==> flow/design.v <==
module pc_counter(
		input clk,
		input reset,
		input [31:0] next_addr,
		output reg [31:0] current,
		input hazardStall);
	always @(posedge clk) begin
		if (reset == 1)
			current <= 32'h00003000;
		else if (hazardStall == 0)
			current <= next_addr;
	end
endmodule
module alu( output reg[31:0] aluresult, output zero,
            input[3:0] operation, input[31:0] data_a, input [31:0] data_b );
  assign zero = (aluresult == 32'b0);
  always @(*) begin
    case (operation)
      4'b0000: begin  
        aluresult = data_a & data_b;
      end
      4'b0001: begin  
        aluresult = data_a | data_b;
      end
      4'b0010: begin  
        aluresult = data_a + data_b;
      end
      4'b0110: begin  
        aluresult = data_a - data_b;
      end
      4'b0111: begin  
        if  
          ((data_a[31] == 1) && (data_b [31] == 0))
          begin
          aluresult = 1;
        end
       else if  
          ((data_b[31] == 1) && (data_a [31] == 0))
          begin
          aluresult = 0;
        end
        else  
        begin
          aluresult =  data_a < data_b ? 1 : 0;
      end
      end
      4'b1100: begin  
        aluresult = ~( data_a  | data_b );
      end
      default: begin
        aluresult = data_a + data_b;
      end
    endcase
  end
endmodule
module mux32_2_1(
	input s,
	input [31:0] in0,
	input [31:0] in1,
	output reg [31:0] out
	);
	always @(*)
		if (s==1) begin
			out = in1;
		end
		else begin
			out = in0;
		end
endmodule
module InstructionFetch(
    input clk,
		input reset,
		output [31:0] inst_addr,
		input [31:0] aluAddresult,
		output [31:0] instr_add_4,
		input pcSrc,
		input hazardStall,  
		input jump,
		input [31:0] jumpMux1
		);
	wire [31:0] next_addr;
	pc_counter pc_counter(
	    .clk (clk),
			.reset    (reset   ), 	 
			.next_addr    (next_addr), 	 
			.current  (inst_addr),	 
			.hazardStall(hazardStall));
	wire [31:0] mux2mux;
	mux32_2_1 mux32_2_1_b (
			.s    (pcSrc   ),  
			.in0  (instr_add_4 ),   
			.in1  (aluAddresult ),  
			.out  (mux2mux ));  
	alu aluPLus4 (
			.aluresult  (instr_add_4),  
			.zero       (      ), 		
			.operation  (4'b0010 ), 	 
			.data_a     (inst_addr), 	 
			.data_b     (32'd4    ));		 
  mux32_2_1 mux32_2_1_j (
			.s    (jump   ),  
			.in0  (mux2mux ),   
			.in1  (jumpMux1),  
			.out  (next_addr ));  
endmodule
module IFIDPipeReg(
		input reset,
		input[31:0] instr_add_4,
		output reg [31:0] IFIDinstr_add_4,
		input[31:0] instr,
		output reg [31:0] IFIDinstr,
		input ifFlush,  
		input stall,
		input clk);  
	always @(posedge clk)
	begin
		if (reset == 1) begin
			IFIDinstr <= 32'h0000;
		end
		else if (stall == 1) begin
			IFIDinstr <= IFIDinstr;
		end
		else if (ifFlush == 1) begin
			IFIDinstr <= 32'h0000;
		end
		else begin
			IFIDinstr_add_4 <= instr_add_4;
			IFIDinstr <= instr;
		end
	end
endmodule
module controlunit ( output reg regdest, output reg jump, output reg branch, output reg memread,
                     output reg memtoreg, output reg memwrite, output reg alusrc, output reg regwrite,
                     output reg[1:0] aluop, input [5:0] opcode );
  always @(*) begin
    {regdest, alusrc, memtoreg, regwrite, memread, memwrite, branch, jump, aluop}=10'b0000000000;
    case (opcode)
      6'b000000: begin  
        regdest = 1;
        regwrite = 1;
        aluop = 2'b10;
      end
      6'b100011: begin  
        alusrc = 1;
        memtoreg = 1;
        regwrite = 1;
        memread = 1;
      end
      6'b101011: begin  
        alusrc = 1;
	   memwrite = 1;
      end
      6'b000100: begin  
        branch = 1;
        aluop = 2'b01;
      end
      6'b001000: begin  
        regwrite = 1;
	alusrc = 1;
      end
      6'b001001: begin  
        regwrite = 1;
	   alusrc = 1;
      end
      6'b000010: begin  
        jump = 1;
      end
    endcase
  end
endmodule
module sign_extend(
	input [15:0] extendMe,
	output reg [31:0] extended);
	always @(*)
		begin if
				(extendMe[15] == 0)
			extended =  {16'b0000000000000000, extendMe};
		else
			extended =  {16'b1111111111111111, extendMe};
		end
endmodule
module shiftleft2(
	input [29:0] shiftMe,
	output reg [31:0] shifted);
	always @(*) begin
		shifted = {shiftMe[29:0], 2'b00};
	end
endmodule
module combineSLPC4(
	input [3:0] aluPlus4,
	input [25:0] instr,
	output reg [31:0] out
	);
	always @(*) begin
		out = {aluPlus4, instr, 2'b00};
	end
endmodule
module reg_file(
input [4:0] readReg1, readReg2, writeReg,
input [31:0] writeData,
input regWrite, clk,
output reg [31:0] readData1, readData2
);
reg [31:0] regFile [31:0];
always @(*) begin
	if (readReg1 == 0)
		readData1 = 0;
	else if (regWrite && writeReg == readReg1)
		readData1 = writeData;
	else
		readData1 = regFile[readReg1];
	if (readReg2 == 0)
		readData2 = 0;
	else if (regWrite && writeReg == readReg2)
		readData2 = writeData;
	else
		readData2 = regFile[readReg2];
end
always @(posedge clk) begin
	if (regWrite && writeReg != 0)
		regFile[writeReg] <= writeData;
end
endmodule
module comparator(
		input [31:0] readData1,
		input [31:0] readData2,
		output reg IFFlush,
		input [5:0] IFIDinstr,
		output reg PCSrc,
		output reg jump,
		output zero
		);
	alu alu (
			.aluresult  (  ),
			.zero       (zero      ),
			.operation  (4'b0110 ),
			.data_a     (readData1    ),
			.data_b     (readData2    ));
	always @(*) begin
    case (IFIDinstr)
      6'b000010: begin
		IFFlush = 1;
		PCSrc = 0;
		jump = 1;
      end
      6'b000100: begin  
		IFFlush = zero;
		PCSrc = zero;
		jump = 0;
      end
      default: begin
        IFFlush = 0;
		PCSrc = 0;
		jump = 0;
      end
    endcase
  end
endmodule
module andGate(input in0, input in1, output reg out);
	always @(*) begin
		if ((in0 == 1 ) && (in1 == 1))
				out = 1;
		else
			out = 0;
		end
endmodule
module InstructionDecode(
		input [31:0] IFIDinstr,
		input [31:0] IFIDinstr_add_4,
		output [31:0] aluAddresult,
		input [4:0] writeReg,
		input [31:0] writeData,
		input regWrite,
		input clk,
		input stall,
		output [31:0] readData1,
		output [31:0] data_out,
		output ifflush,
		output pcSrc,
		output [31:0] signExtended,
		output jump,
		output [31:0] aluAddB
		);
	wire [31:0] branchOffset;
	sign_extend sign_extend (
			.extendMe  (IFIDinstr[15:0]),  
			.extended  (signExtended));  
	shiftleft2 shiftleft2 (
			.shiftMe  (signExtended[29:0]),   
			.shifted  (branchOffset ));		 
	alu aluAdd (
			.aluresult  (aluAddresult ),  
			.zero       (      ),  
			.operation  (4'b0010),  
			.data_a     (IFIDinstr_add_4  ),   
			.data_b     (branchOffset    ));  
	combineSLPC4 combineSLPC4 (
		.aluPlus4  (IFIDinstr_add_4[31:28]),  
		.instr  (IFIDinstr[25:0] ),  
		.out  (aluAddB ));	 
	reg_file reg_file (
			.readReg1   (IFIDinstr[25:21]),  
			.readReg2   (IFIDinstr[20:16]),  
			.writeReg   (writeReg  ),    
			.writeData  (writeData ),    
			.regWrite   (regWrite  ),    
			.clk        (clk       ),    
			.readData1  (readData1 ),    
			.readData2  (data_out ));   
	wire ifflushInternal, pcSrcAnd, jumpInternal, zero;
	comparator c1(
			.readData1 (readData1),
			.readData2 (data_out),
			.IFFlush (ifflushInternal),
			.IFIDinstr (IFIDinstr[31:26]),
			.PCSrc (pcSrcAnd),
			.jump (jumpInternal),
			.zero (zero));
	wire go = ~stall;
	andGate andGate (
		.in0  (ifflushInternal ),
		.in1  (go ),
		.out  (ifflush ));
	andGate andGate2 (
		.in0  (pcSrcAnd ),
		.in1  (go ),
		.out  (pcSrc ));
	andGate andGate3 (
		.in0  (jumpInternal ),
		.in1  (go ),
		.out  (jump ));
endmodule
module IDEXPipeReg(
	input reset,
	input bubble,
	input regdestID,
	input mem_readID,
	input memtoregID,
	input MemWriteSafe,
	input alusrcID,
	input RegWriteHazardSafe,
	input [1:0] aluopID,
	output reg regdest,
	output reg mem_readEX,
	output reg memtoregEX,
	output reg MemWriteSafeEX,
	output reg alusrc,
	output reg RegWriteHazardSafeEX,
	output reg [1:0] aluop,
	input  [31:0] readData1ID,
	input  [31:0] readData2ID,
	output reg [31:0] readData1EX,
	output reg  [31:0] readData2EX,
	input [31:0] extendedID,
	output reg [31:0] extendedEX,
	input [31:0] IFIDinstr,
	output reg [31:0] IDEXinstr,
	input clk);
	always @(posedge clk)
	begin
		if (reset == 1 || bubble == 1) begin
			mem_readEX <= 0;
			MemWriteSafeEX <= 0;
			RegWriteHazardSafeEX <= 0;
		end
		else begin
			mem_readEX <= mem_readID;
			MemWriteSafeEX <= MemWriteSafe;
			RegWriteHazardSafeEX <= RegWriteHazardSafe;
		end
		regdest <= regdestID;
		memtoregEX <= memtoregID;
		alusrc <= alusrcID;
		aluop <= aluopID;
		readData1EX <= readData1ID;
		readData2EX <= readData2ID;
		extendedEX <= extendedID;
		IDEXinstr <= IFIDinstr;
	end
endmodule
module alu_control(input[1:0] aluop, input[5:0] funct, output reg[3:0] operation );
  always @(*) begin
    if (aluop == 2'b00)
      operation = 4'b0010;       
    else if (aluop == 2'b01)
      operation = 4'b0110;       
    else if (aluop == 2'b10 && funct == 6'b100000)
      operation = 4'b0010;       
    else if (aluop[1] == 1 && funct == 6'b100010)
      operation = 4'b0110;        
    else if (aluop == 2'b10 && funct == 6'b100100)
      operation = 4'b0000;       
    else if (aluop == 2'b10 && funct== 6'b100101)
      operation = 4'b0001;       
    else if (aluop == 2'b10 && funct == 6'b101010)
      operation = 4'b0111;       
    else
      operation = 4'b0010;       
  end
endmodule
module mux4_4_1(
		input [31:0] IDEX,
		input [31:0] EXMEM,
		input [31:0] MEMWB,
		input [1:0] s,
		output reg [31:0] aluInput);
	always @(*)
	    case (s)
     2'b10 : begin 
        aluInput = EXMEM;
      end
     2'b01 : begin 
        aluInput = MEMWB;
      end
     default : begin 
        aluInput = IDEX;
      end
	    endcase
endmodule
module mux4_2_1(
		input [4:0] in0,
		input [4:0] in1,
		input s,
		output reg [4:0] out);
	always @(*)
		if (s==1) begin
			out = in1;
	 end
	 else begin
			out = in0;
	 end
endmodule
module execute(
		input [1:0] alu_op,
		output [31:0] data_addrEXMEM,
		input [31:0] IDEXreadData1,
		input [31:0] IDEXreadData2,
		input [31:0] EXMEMresult,
		input [31:0] MEMWBresult,
		input [31:0] IDEXsignExtended,
		input [31:0] IDEXinstr,
		input alu_src,
		input [1:0] fwdA,
		input [1:0] fwdB,
		input regdest,
		output [4:0] writeReg,
		output [31:0] fwdBMux
		);
	wire [3:0] operation;
	alu_control alu_control (
			.aluop      (alu_op),   
			.funct      (IDEXinstr[5:0]     ),  
			.operation  (operation ));  
	wire [31:0] readData1;
	wire [31:0] readData2;
	mux4_4_1 fwdmuxa (
			.IDEX      (IDEXreadData1     ),
			.EXMEM     (EXMEMresult       ),
			.MEMWB     (MEMWBresult       ),
			.s         (fwdA        ),
			.aluInput  (readData1 ));
	mux4_4_1 fwdmuxb (
			.IDEX      (IDEXreadData2     ),
			.EXMEM     (EXMEMresult       ),
			.MEMWB     (MEMWBresult       ),
			.s         (fwdB        ),
			.aluInput  (fwdBMux ));
	mux32_2_1 mux32_2_1 (
			.s    (alu_src   ),
			.in0  (fwdBMux ),
			.in1  (IDEXsignExtended ),
			.out  (readData2 ));
	alu aluMain (
			.aluresult  (data_addrEXMEM),
			.zero       (      ),
			.operation  (operation ),
			.data_a     (readData1    ),
			.data_b     (readData2    ));
	mux4_2_1 mux4_2_1 (
			.in0  (IDEXinstr[20:16]),
			.in1  (IDEXinstr[15:11]),
			.s    (regdest),
			.out  (writeReg));
endmodule
module EXMEMPipeReg(
		input reset,
		input [4:0] writeRegEX,
		input [31:0] data_addrEX,
		input [31:0] writeDataEX,
		input mem_readEX, memwrite,
		input RegWriteEx, memtoregEX,
		output reg [4:0] writeRegMEM,
		output reg [31:0] data_addr,
		output reg [31:0] writeData,
		output reg mem_read, mem_write,
		output reg RegWriteMem, memtoregMEM,
		input clk);
	always @(posedge clk) begin
		if (reset == 1) begin
			mem_read <= 0;
			mem_write <= 0;
			RegWriteMem <= 0;
		end
		else begin
			mem_read <= mem_readEX;
			mem_write <= memwrite;
			RegWriteMem <= RegWriteEx;
		end
		writeRegMEM <= writeRegEX;
		data_addr <= data_addrEX;
		writeData <= writeDataEX;
		memtoregMEM <= memtoregEX;
	end
endmodule
module MEMWBPipeReg(
	input reset,
	input [31:0] read_data,
	input [31:0] data_addr,
	input [4:0] writeRegMem,
	input regWriteMem,
	input memtoregMem,
	output reg [31:0] read_dataIF,
	output reg [31:0] data_addrIF,
	output reg [4:0] writeRegMemIF,
	output reg regWrite,
	output reg memtoreg,
	input clk);
	always @(posedge clk) begin
		if (reset == 1)
			regWrite <= 0;
		else
			regWrite <= regWriteMem;
		data_addrIF <= data_addr;
		memtoreg <= memtoregMem;
		writeRegMemIF <= writeRegMem;
		read_dataIF <= read_data;
	end
endmodule
module HazardDetector(
		input [4:0] IDEXinstrRt2016,
		input [4:0] IFIDinstrRs2521,
		input [4:0] IFIDinstrRt2016,
		input IDEXMemRead,
		input IDbranch,
		input IDEXRegWrite,
		input [4:0] IDEXWriteReg,
		input EXMEMRegWrite,
		input [4:0] EXMEMWriteReg,
		output reg stall,
		input RegWrite,
		input MemWrite,
		output reg RegWriteSafe,
		output reg MemWriteSafe);
	reg loadUse, branchWait;
	always @(*) begin
		loadUse = (IDEXMemRead == 1) &&
			((IDEXinstrRt2016 == IFIDinstrRs2521) || (IDEXinstrRt2016 == IFIDinstrRt2016));
		branchWait = (IDbranch == 1) && (
			((IDEXRegWrite == 1) && (IDEXWriteReg != 0) &&
			 ((IDEXWriteReg == IFIDinstrRs2521) || (IDEXWriteReg == IFIDinstrRt2016))) ||
			((EXMEMRegWrite == 1) && (EXMEMWriteReg != 0) &&
			 ((EXMEMWriteReg == IFIDinstrRs2521) || (EXMEMWriteReg == IFIDinstrRt2016))));
		stall = loadUse || branchWait;
		if (stall) begin
			RegWriteSafe = 0;
			MemWriteSafe = 0;
		end
		else begin
			RegWriteSafe = RegWrite;
			MemWriteSafe = MemWrite;
		end
	end
endmodule
module ForwardingUnit(
		input [4:0] IDEXinstrRt2016,
		input [4:0] IDEXinstrRs2521,
		input EXMEMRegWrite,
		input [4:0] EXMEMRegRd1511,
		input MEMWBRegWrite,
		input [4:0] MEMWBRegRd1511,
		output reg [1:0] fwdA,
		output reg [1:0] fwdB
		);
	always @(*)
	begin
		fwdA = 2'b00;
		fwdB = 2'b00;
		if ((EXMEMRegWrite == 1) && (EXMEMRegRd1511 != 0)) begin
			if (EXMEMRegRd1511 == IDEXinstrRs2521) begin
				fwdA = 2'b10;
			end
			if (EXMEMRegRd1511 == IDEXinstrRt2016) begin
				fwdB = 2'b10;
			end
		end
		if ((EXMEMRegWrite == 0) || (EXMEMRegRd1511 == 0 || EXMEMRegRd1511 != IDEXinstrRs2521)) begin
			if ((MEMWBRegWrite == 1) && (MEMWBRegRd1511 != 0)) begin
				if (MEMWBRegRd1511 == IDEXinstrRs2521) begin
					fwdA = 2'b01;
				end
			end
		end
		if ((EXMEMRegWrite == 0) || (EXMEMRegRd1511 == 0 || EXMEMRegRd1511 != IDEXinstrRt2016)) begin
			if ((MEMWBRegWrite == 1) && (MEMWBRegRd1511 != 0)) begin
				if (MEMWBRegRd1511 == IDEXinstrRt2016) begin
					fwdB = 2'b01;
				end
			end
		end
	end
endmodule
module pipelineProcessor(
	input clk,
	input reset,
	output [31:0]  inst_addr,
	input  [31:0]  instr,
	output [31:0]  data_addr,
	output  [31:0]  data_out,
	output        mem_read,
	output          mem_write,
	input  [31:0]  data_in
	);
	wire [31:0] instr_add_4;
	wire [31:0] aluAddresult;
	wire [31:0] IFIDinstr;
	wire [31:0] jumpMux1;
	wire pcSrc, jump, stall, ifFlush;
	InstructionFetch InstructionFetch (
	  .clk   (clk),
		.reset         (reset        ),
		.inst_addr     (inst_addr    ),
		.aluAddresult  (aluAddresult ),
		.instr_add_4   (instr_add_4  ),
		.pcSrc         (pcSrc        ),
		.hazardStall	(stall ),
		.jump         (jump),
		.jumpMux1     (jumpMux1));
	wire [31:0] IFIDinstr_add_4;
	IFIDPipeReg IFIDPipeReg (
		.reset            (reset           ),
		.instr_add_4      (instr_add_4     ),
		.IFIDinstr_add_4  (IFIDinstr_add_4 ),
		.instr            (instr           ),
		.IFIDinstr        (IFIDinstr       ),
		.ifFlush          (ifFlush         ),
		.stall            (stall           ),
		.clk              (clk             ));
	wire [1:0] aluopID;
	wire regdestID, jumpID, branchID, mem_readID, memtoregID, MemWriteHazard;
	wire alusrcID, RegWriteHazard;
	controlunit controlunit (
		.regdest   (regdestID  ),
		.jump      (jumpID     ),
		.branch    (branchID   ),
		.memread   (mem_readID  ),
		.memtoreg  (memtoregID ),
		.memwrite  (MemWriteHazard ),
		.alusrc    (alusrcID   ),
		.regwrite  (RegWriteHazard ),
		.aluop     (aluopID    ),
		.opcode    (IFIDinstr[31:26]   ));
	wire [31:0] readData1ID;
	wire [31:0] readData2ID;
	wire [31:0] signExtended;
	wire [4:0] writeReg;
	wire [31:0] writeData;
	wire regWrite;
	InstructionDecode InstructionDecode (
		.IFIDinstr        (IFIDinstr       ),
		.IFIDinstr_add_4  (IFIDinstr_add_4 ),
		.aluAddresult     (aluAddresult    ),
		.writeReg         (writeReg        ),
		.writeData        (writeData       ),
		.regWrite         (regWrite        ),
		.clk              (clk             ),
		.stall            (stall           ),
		.readData1        (readData1ID       ),
		.data_out         (readData2ID        ),
		.ifflush          (ifFlush         ),
		.pcSrc            (pcSrc           ),
		.signExtended     (signExtended    ),
		.jump 			  (jump)			,
		.aluAddB		  (jumpMux1));
	wire [31:0] extendedEX;
	wire [31:0] IDEXreadData1, IDEXreadData2, IDEXinstr2;
	wire [1:0] alu_op;
	wire regdest, mem_readEX, memtoregEX, mem_writeEX, alusrc, RegWriteEx;
	wire RegWriteSafe, MemWriteSafe;
	IDEXPipeReg IDEXPipeReg (
		.reset                 (reset                ),
		.bubble                (stall                ),
		.regdestID             (regdestID            ),
		.mem_readID            (mem_readID           ),
		.memtoregID            (memtoregID           ),
		.MemWriteSafe          (MemWriteSafe         ),
		.alusrcID              (alusrcID             ),
		.RegWriteHazardSafe    (RegWriteSafe  		 ),
		.aluopID               (aluopID              ),
		.regdest               (regdest              ),
		.mem_readEX            (mem_readEX           ),
		.memtoregEX            (memtoregEX           ),
		.MemWriteSafeEX        (mem_writeEX       ),
		.alusrc                (alusrc               ),
		.RegWriteHazardSafeEX  (RegWriteEx		 ),
		.aluop                 (alu_op                ),
		.readData1ID           (readData1ID          ),
		.readData2ID           (readData2ID          ),
		.readData1EX           (IDEXreadData1          ),
		.readData2EX           (IDEXreadData2          ),
		.extendedID            (signExtended           ),
		.extendedEX            (extendedEX           ),
		.IFIDinstr			   (IFIDinstr			  ),
		.IDEXinstr				(IDEXinstr2			  ),
		.clk                   (clk                  ));
	wire [31:0] data_addrEX;
	wire [1:0] fwdA, fwdB;
	wire [4:0] writeRegEX;
	wire [31:0] writeDataEX;
	execute execute (
		.alu_op            (alu_op           ),
		.data_addrEXMEM    (data_addrEX   ),
		.IDEXreadData1     (IDEXreadData1    ),
		.IDEXreadData2     (IDEXreadData2    ),
		.EXMEMresult       (data_addr      ),
		.MEMWBresult       (writeData      ),
		.IDEXsignExtended  (extendedEX  ),
		.IDEXinstr         (IDEXinstr2        ),
		.alu_src           (alusrc          ),
		.fwdA              (fwdA             ),
		.fwdB              (fwdB             ),
		.regdest           (regdest          ),
		.writeReg          (writeRegEX       ),
		.fwdBMux		   (writeDataEX		));
	wire [4:0] writeRegMEM;
	wire RegWriteMem, memtoregMEM;
	EXMEMPipeReg EXMEMPipeReg (
		.reset        (reset       ),
		.writeRegEX   (writeRegEX  ),
		.data_addrEX  (data_addrEX ),
		.writeDataEX  (writeDataEX ),
		.mem_readEX   (mem_readEX  ),
		.memwrite     (mem_writeEX    ),
		.RegWriteEx   (RegWriteEx  ),
		.memtoregEX   (memtoregEX  ),
		.writeRegMEM  (writeRegMEM ),
		.data_addr    (data_addr   ),
		.writeData    (data_out   ),
		.mem_read     (mem_read    ),
		.mem_write    (mem_write   ),
		.RegWriteMem  (RegWriteMem ),
		.memtoregMEM  (memtoregMEM ),
		.clk          (clk         ));
	wire [31:0] read_dataIF, data_addrIF;
	wire memtoreg;
	MEMWBPipeReg MEMWBPipeReg (
		.reset          (reset         ),
		.read_data      (data_in     ),
		.data_addr      (data_addr     ),
		.writeRegMem    (writeRegMEM   ),
		.regWriteMem    (RegWriteMem  ),
		.memtoregMem    (memtoregMEM   ),
		.read_dataIF    (read_dataIF   ),
		.data_addrIF    (data_addrIF   ),
		.writeRegMemIF  (writeReg ),
		.regWrite       (regWrite      ),
		.memtoreg       (memtoreg      ),
		.clk            (clk           ));
	mux32_2_1 mux32_2_1data (
		.s    (memtoreg   ),
		.in0  (data_addrIF ),
		.in1  (read_dataIF ),
		.out  (writeData ));
	HazardDetector HazardDetector (
		.IDEXinstrRt2016  (IDEXinstr2[20:16] ),
		.IFIDinstrRs2521  (IFIDinstr[25:21] ),
		.IFIDinstrRt2016  (IFIDinstr[20:16] ),
		.IDEXMemRead      (mem_readEX     ),
		.IDbranch         (branchID        ),
		.IDEXRegWrite     (RegWriteEx      ),
		.IDEXWriteReg     (writeRegEX      ),
		.EXMEMRegWrite    (RegWriteMem     ),
		.EXMEMWriteReg    (writeRegMEM     ),
		.stall            (stall           ),
		.RegWrite         (RegWriteHazard        ),
		.MemWrite         (MemWriteHazard        ),
		.RegWriteSafe     (RegWriteSafe    ),
		.MemWriteSafe     (MemWriteSafe    ));
	ForwardingUnit ForwardingUnit (
		.IDEXinstrRt2016  (IDEXinstr2[20:16] ),
		.IDEXinstrRs2521  (IDEXinstr2[25:21] ),
		.EXMEMRegWrite    (RegWriteMem   ),
		.EXMEMRegRd1511   (writeRegMEM  ),
		.MEMWBRegWrite    (regWrite   ),
		.MEMWBRegRd1511   (writeReg  ),
		.fwdA             (fwdA            ),
		.fwdB             (fwdB            ));
endmodule
Ticket comment

### From RTL to reports: pipelineProcessor

Module pipelineProcessor before and after one edit of its RTL, step after step.
"before" refers to lines of the RTL above, "after" to lines of the edited file.
"difference": "after" minus "before" as printed here. "relative change": 100 x difference / "before".
Operators carry their Yosys type and port widths (W data, S select, Z words).
Library cell names are shortened.
The mark n/a stands for no value.

* top: pipelineProcessor
* clock: clk
* cell library: sky130hd
* library corner: tt_025C_1v80

### Edit of the RTL

Unified diff, file above to edited file.
A script made this edit. It changes what the design does and was not meant as an optimisation.

```diff
@@ -6,7 +6,5 @@
 		input hazardStall);
 	always @(posedge clk) begin
-		if (reset == 1)
-			current <= 32'h00003000;
-		else if (hazardStall == 0)
+		if (hazardStall == 0)
 			current <= next_addr;
 	end
```

### Word level

Counts by Yosys on the flattened word-level netlist (proc, flatten, opt, wreduce; memories kept). Print and check cells are left out. Cells with the same type and inputs are merged into one.
Memory sizes are those after Yosys's memory passes, which may raise the word count (mostly to a power of two), join words into wider ones and drop unused or constant bits.

Bit counts
* bits of input ports: before 66, after 66, difference 0, relative change 0.00%
* RAM bits: before 1024, after 1024, difference 0, relative change 0.00%
* memory cells: before 1, after 1, difference 0, relative change 0.00%
* output and inout bits: before 98, after 98, difference 0, relative change 0.00%
* clocked read ports x word width: before 64, after 64, difference 0, relative change 0.00%
* elaborated cells: before 174, after 175, difference +1, relative change +0.57%
* bits in registers: before 370, after 370, difference 0, relative change 0.00%

Memory list
* words x width with read and write ports: before InstructionDecode.reg_file.regFile 32 x 32 bit 2R1W, after InstructionDecode.reg_file.regFile 32 x 32 bit 2R1W

Operators by class
* magnitude comparators: before 1, after 1, difference 0, relative change 0.00%
* bitwise operators: before 9, after 9, difference 0, relative change 0.00%
* add/subtract/negate cells: before 5, after 5, difference 0, relative change 0.00%
* multiplexer cells: before 54, after 54, difference 0, relative change 0.00%
* reductions and logical operators: before 43, after 43, difference 0, relative change 0.00%
* equality and inequality tests: before 35, after 35, difference 0, relative change 0.00%

Operators with widths
* $logic_and A1 B1 Y1: before 19, after 19, difference 0, relative change 0.00%
* $mux W1: before 15, after 15, difference 0, relative change 0.00%
* $eq A5 B5 Y1: before 12, after 12, difference 0, relative change 0.00%
* $mux W32: before 11, after 11, difference 0, relative change 0.00%
* $logic_or A1 B1 Y1: before 10, after 10, difference 0, relative change 0.00%
* $mux W2: before 10, after 10, difference 0, relative change 0.00%
* $eq A6 B6 Y1 const B: before 7, after 7, difference 0, relative change 0.00%
* $mux W3: before 6, after 6, difference 0, relative change 0.00%
* $mux W5: before 6, after 6, difference 0, relative change 0.00%
* $not A1 Y1: before 6, after 6, difference 0, relative change 0.00%
* $eq A2 B1 Y1 const B: before 3, after 3, difference 0, relative change 0.00%
* $eq A2 B2 Y1 const B: before 3, after 3, difference 0, relative change 0.00%
* $logic_not A5 Y1: before 3, after 3, difference 0, relative change 0.00%
* $reduce_bool A5 Y1: before 3, after 3, difference 0, relative change 0.00%
* $add A32 B32 Y32: before 2, after 2, difference 0, relative change 0.00%
* $eq A4 B3 Y1 const B: before 2, after 2, difference 0, relative change 0.00%
* $eq A6 B4 Y1 const B: before 2, after 2, difference 0, relative change 0.00%
* $ne A5 B5 Y1: before 2, after 2, difference 0, relative change 0.00%
* $pmux W32 S2: before 2, after 2, difference 0, relative change 0.00%
* $reduce_or A4 Y1: before 2, after 2, difference 0, relative change 0.00%
* $sub A32 B32 Y32: before 2, after 2, difference 0, relative change 0.00%
* $add A32 B3 Y32 const B: before 1, after 1, difference 0, relative change 0.00%
* $and A32 B32 Y32: before 1, after 1, difference 0, relative change 0.00%
* $eq A4 B1 Y1 const B: before 1, after 1, difference 0, relative change 0.00%
* $eq A4 B4 Y1 const B: before 1, after 1, difference 0, relative change 0.00%
* $eq A6 B2 Y1 const B: before 1, after 1, difference 0, relative change 0.00%
* $eq A6 B3 Y1 const B: before 1, after 1, difference 0, relative change 0.00%
* $logic_not A2 Y1: before 1, after 1, difference 0, relative change 0.00%

The list need not be complete.

### Depth

Depth = most cells in a row (Yosys ltp): at word level without a register or memory, in the mapped netlist without a sequential cell, where the memories' decode and read muxes count.

Logic depth
* depth after elaboration: before 14, after 14, difference 0, relative change 0.00%
* ABC_AREA: before 0, after 0
* mapped depth: before 28, after 27, difference -1, relative change -3.57%
* gate-level depth less buffers: before 27, after 26, difference -1, relative change -3.70%

### After synthesis

Yosys stat after the flow's synthesis: flattened, memories mapped to cells. It holds for the ABC_AREA given above (unset counts as 0); a run with the other value may have another netlist.

Synthesis totals
* area of sequential cells (um^2): before 38036.5, after 38356.8, difference +320.3, relative change +0.84%
* flip-flop cells: before 1372, after 1372, difference 0, relative change 0.00%
* buffer cells: before 314, after 312, difference -2, relative change -0.64%
* standard cells after synthesis: before 4544, after 4434, difference -110, relative change -2.42%
* mapped area (um^2): before 67947.7, after 67902.6, difference -45.1, relative change -0.07%

Cell types
* a21oi_1: before 182, after 131, difference -51, relative change -28.02%
* a22oi_1: before 102, after 66, difference -36, relative change -35.29%
* edfxtp_1: before 1056, after 1088, difference +32, relative change +3.03%
* dfxtp_1: before 316, after 284, difference -32, relative change -10.13%
* nor2_1: before 265, after 233, difference -32, relative change -12.08%
* clkbuf_1: before 222, after 247, difference +25, relative change +11.26%
* o2bb2ai_1: before 0, after 25, difference +25
* nor4_1: before 13, after 36, difference +23, relative change +176.92%
* a22o_1: before 8, after 31, difference +23, relative change +287.50%
* xnor2_1: before 69, after 90, difference +21, relative change +30.43%
* a211oi_1: before 53, after 74, difference +21, relative change +39.62%
* nand2_1: before 205, after 187, difference -18, relative change -8.78%
* a221oi_1: before 24, after 7, difference -17, relative change -70.83%
* o21a_1: before 12, after 29, difference +17, relative change +141.67%
* or3_1: before 28, after 12, difference -16, relative change -57.14%
* inv_1: before 198, after 185, difference -13, relative change -6.57%
* mux2i_1: before 78, after 91, difference +13, relative change +16.67%
* buf_1: before 60, after 47, difference -13, relative change -21.67%

The list need not be complete.
The figures by module come from a second, unflattened synthesis with its own total; it is not the netlist above.

Second synthesis, totals
* cells (unflattened synthesis): before 7274, after 7204, difference -70, relative change -0.96%
* area total of the unflattened synthesis (um^2): before 85648.4, after 85445.7, difference -202.7, relative change -0.24%

Rows give one instance, submodules left out.

Modules, before
* reg_file: area 47833.4 um^2, seq. area 30749.5 um^2, times used 1, cells 2481
* alu: area 5831.8 um^2, seq. area 0.0 um^2, times used 4, cells 904
* IDEXPipeReg: area 2745.1 um^2, seq. area 2722.6 um^2, times used 1, cells 139
* IFIDPipeReg: area 2424.8 um^2, seq. area 1601.5 um^2, times used 1, cells 177
* mux32_2_1: area 544.3 um^2, seq. area 0.0 um^2, times used 4, cells 36
* EXMEMPipeReg: area 1480.2 um^2, seq. area 1461.4 um^2, times used 1, cells 76
* MEMWBPipeReg: area 1435.1 um^2, seq. area 1421.4 um^2, times used 1, cells 72
* mux4_4_1: area 636.9 um^2, seq. area 0.0 um^2, times used 2, cells 113
* pc_counter: area 1167.4 um^2, seq. area 640.6 um^2, times used 1, cells 103
* HazardDetector: area 392.9 um^2, seq. area 0.0 um^2, times used 1, cells 53
* ForwardingUnit: area 270.3 um^2, seq. area 0.0 um^2, times used 1, cells 34
* combineSLPC4: area 244.0 um^2, seq. area 0.0 um^2, times used 1, cells 33
* shiftleft2: area 244.0 um^2, seq. area 0.0 um^2, times used 1, cells 33
* sign_extend: area 240.2 um^2, seq. area 0.0 um^2, times used 1, cells 32

before: Further modules, not shown: 9.

Modules, after
* reg_file: area 47833.4 um^2, seq. area 30749.5 um^2, times used 1, cells 2481
* alu: area 5831.8 um^2, seq. area 0.0 um^2, times used 4, cells 904
* IDEXPipeReg: area 2745.1 um^2, seq. area 2722.6 um^2, times used 1, cells 139
* IFIDPipeReg: area 2424.8 um^2, seq. area 1601.5 um^2, times used 1, cells 177
* mux32_2_1: area 544.3 um^2, seq. area 0.0 um^2, times used 4, cells 36
* EXMEMPipeReg: area 1480.2 um^2, seq. area 1461.4 um^2, times used 1, cells 76
* MEMWBPipeReg: area 1435.1 um^2, seq. area 1421.4 um^2, times used 1, cells 72
* mux4_4_1: area 636.9 um^2, seq. area 0.0 um^2, times used 2, cells 113
* pc_counter: area 964.7 um^2, seq. area 960.9 um^2, times used 1, cells 33
* HazardDetector: area 392.9 um^2, seq. area 0.0 um^2, times used 1, cells 53
* ForwardingUnit: area 270.3 um^2, seq. area 0.0 um^2, times used 1, cells 34
* combineSLPC4: area 244.0 um^2, seq. area 0.0 um^2, times used 1, cells 33
* shiftleft2: area 244.0 um^2, seq. area 0.0 um^2, times used 1, cells 33
* sign_extend: area 240.2 um^2, seq. area 0.0 um^2, times used 1, cells 32

after: Further modules, not shown: 9.

### Path before layout

Path of least setup slack by OpenSTA after synthesis, without wires, with an ideal clock, recovery checks aside; 20% of the period is set as input and as output delay. Where synthesis merged equal registers, the netlist keeps one of their names.

Path after synthesis
* path type: before reg-to-reg, after reg-to-reg
* start point: before register (no name shown), after register (no name shown)
* end point: before register IFIDPipeReg.IFIDinstr_add_4[0], after register InstructionFetch.pc_counter.current[29]
* clock period (ns): before 9.0, after 9.0, difference 0.0, relative change 0.00%
* buffers on the path: before 7, after 7, difference 0, relative change 0.00%
* driving pins on the path: before 23, after 23, difference 0, relative change 0.00%
* delay of the path (ns): before 8.242, after 6.266, difference -1.976, relative change -23.97%
* time at the first pin (ns): before 0.000, after 0.000, difference 0.000
* path slack (ns): before 0.758, after 2.734, difference +1.976
* data arrival time (ns): before 7.781, after 6.002, difference -1.779, relative change -22.86%
* required time (ns): before 8.539, after 8.736, difference +0.197, relative change +2.31%
* setup time (ns): before 0.461, after 0.264, difference -0.197
* synthesis period reached (ns): before 8.242, after 6.266, difference -1.976, relative change -23.97%

"delay of the path" is the arrival time less input delay plus setup time.
"driving pins on the path" counts driving pins, that of a launching flip-flop among them; a cell with two outputs on the path counts twice.
"synthesis period reached" is the clock period less the worst setup slack; recovery checks do not enter. This is arithmetic on one report: input and output delays are still those of the set period (20% each).

Between the ends, after synthesis, before:
* cell sequence: dfxtp_1 -> clkbuf_2 -> buf_4 -> buf_1 -> buf_1 -> mux4_2 -> mux4_2 -> mux2i_1 -> a211oi_1 -> ha_1 -> o21a_1 -> a21boi_2 -> o2111ai_1 -> a2111oi_0 -> o211ai_1 -> and3_1 -> o2111ai_1 -> nor4b_4 -> and2_1 -> buf_6 -> buf_12 -> buf_8 -> nor3_1

Ends and longest elaborated chain, after synthesis, before
* to (assign): RTL line 127 `IFIDinstr_add_4 <= instr_add_4;`
* to (decl): RTL line 109 `output reg [31:0] IFIDinstr_add_4,`

before: Chain of elaborated cells between the ends: none given.
Nets of the timed path that keep an RTL name, with a line that drives or declares them; the list need not be complete.

Named nets, after synthesis, before
* IDEXPipeReg.readData1ID[3]: RTL line 206 `if (readReg1 == 0)`

Between the ends, after synthesis, after:
* cell sequence: dfxtp_1 -> buf_4 -> buf_6 -> buf_1 -> buf_1 -> mux4_2 -> mux4_2 -> mux2i_1 -> a211oi_1 -> ha_1 -> clkbuf_1 -> o21ai_0 -> a21oi_1 -> or4_1 -> a2111o_1 -> or4_1 -> nor4_1 -> and4_1 -> nand4b_2 -> buf_6 -> buf_2 -> nor4_1 -> nor3_1

Ends and longest elaborated chain, after synthesis, after
* to (assign): RTL line 9 `current <= next_addr;`
* to (decl): RTL line 5 `output reg [31:0] current,`

after: Chain of elaborated cells between the ends: none given.

Named nets, after synthesis, after
* IDEXPipeReg.readData1ID[6]: RTL line 204 `if (readReg1 == 0)`

### Worst path after layout

Path of least setup slack in the final report of each run of pair A (OpenROAD, finished layout, wires in). Where an end is a register, its clock arrival counts in the times.

Path post-layout
* path type: before reg-to-reg, after reg-to-reg
* start point: before register (no name shown), after register (no name shown)
* end point: before register InstructionFetch.pc_counter.current[9], after register InstructionFetch.pc_counter.current[13]
* buffers on the path: before 5, after 3, difference -2, relative change -40.00%
* time at the first pin (ns): before 0.79, after 0.78, difference -0.01, relative change -1.27%
* path slack (ns): before 0.41, after 0.67, difference +0.26
* clock period (ns): before 7.73, after 7.73, difference 0.00, relative change 0.00%
* data arrival time (ns): before 8.00, after 7.67, difference -0.33, relative change -4.12%
* required time (ns): before 8.41, after 8.34, difference -0.07, relative change -0.83%
* driving pins on the path: before 23, after 18, difference -5, relative change -21.74%
* setup time (ns): before 0.10, after 0.16, difference +0.06

Between the ends, post-layout, before:
* cell sequence: dfxtp_4 -> buf_12 -> buf_4 -> buf_4 -> mux4_2 -> mux4_2 -> mux2i_1 -> a211oi_1 -> ha_1 -> a21oi_1 -> o211ai_1 -> o221ai_1 -> a2111oi_2 -> nand4_1 -> nor4_1 -> nand4_1 -> nor4b_4 -> and2_1 -> buf_12 -> buf_4 -> mux2i_1 -> a21oi_1 -> a22o_1

Ends and longest elaborated chain, post-layout, before
* to (assign): RTL line 9 `current <= 32'h00003000;`
* to (assign): RTL line 11 `current <= next_addr;`
* to (decl): RTL line 5 `output reg [31:0] current,`

before: Chain of elaborated cells between the ends: none given.
Nets of the timed path that keep an RTL name, with a line that drives or declares them; the list need not be complete.

Named nets, post-layout, before
* IDEXPipeReg.readData1ID[16]: RTL line 206 `if (readReg1 == 0)`

Between the ends, post-layout, after:
* cell sequence: dfxtp_4 -> buf_12 -> buf_4 -> mux4_2 -> mux4_2 -> mux2i_1 -> a211oi_1 -> ha_1 -> o2111ai_1 -> or4_1 -> a2111o_1 -> or4_1 -> nor4_1 -> and4_1 -> nand4b_2 -> buf_4 -> mux2_2 -> a211oi_1

Ends and longest elaborated chain, post-layout, after
* to (assign): RTL line 9 `current <= next_addr;`
* to (decl): RTL line 5 `output reg [31:0] current,`

after: Chain of elaborated cells between the ends: none given.

Named nets, post-layout, after
* IDEXPipeReg.readData1ID[12]: RTL line 204 `if (readReg1 == 0)`

### Flow runs

Both versions went through the flow (Yosys, OpenROAD) with the same settings in each pair. Constraints: input delay and output delay 20% of the set period each, output load 0.01 pF.

Settings, pair A:
* CORE_UTILIZATION: 40
* PLACE_DENSITY: 0.6
* period_ns: 7.73
* CAP_MARGIN: 20
* CORE_MARGIN: 2
* SLEW_MARGIN: 20

Measured results, pair A
* period achieved (ns): before 7.320, after 7.057, difference -0.263, relative change -3.59%
* total negative slack (ns): before 0.000, after 0.000, difference 0.000
* worst hold slack (ns): before 0.338, after 0.325, difference -0.013
* area inside the die boundary (um^2): before 173181.0, after 173068.0, difference -113.0, relative change -0.07%
* final utilization: before 0.46, after 0.461, difference +0.001
* smallest setup slack (ns): before 0.410, after 0.673, difference +0.263
* chip area in the Yosys report (um^2): before 67947.7, after 67902.6, difference -45.1, relative change -0.07%

Settings, pair B:
* CORE_UTILIZATION: 20
* GPL_TIMING_DRIVEN: 1
* PLACE_DENSITY_LB_ADDON: 0.02
* SLEW_MARGIN: 15
* period_ns: 12.0
* CAP_MARGIN: 20
* CORE_MARGIN: 2

Measured results, pair B
* period achieved (ns): before 8.653, after 8.629, difference -0.024, relative change -0.28%
* total negative slack (ns): before 0.000, after 0.000, difference 0.000
* worst hold slack (ns): before 0.328, after 0.328, difference 0.000
* area inside the die boundary (um^2): before 344416.0, after 344188.0, difference -228.0, relative change -0.07%
* final utilization: before 0.241, after 0.242, difference +0.001
* smallest setup slack (ns): before 3.347, after 3.371, difference +0.024
* chip area in the Yosys report (um^2): before 67947.7, after 67902.6, difference -45.1, relative change -0.07%

"period achieved" means the clock period less the worst setup slack. The figure is calculated, with input and output delays left at 20% of the set period.
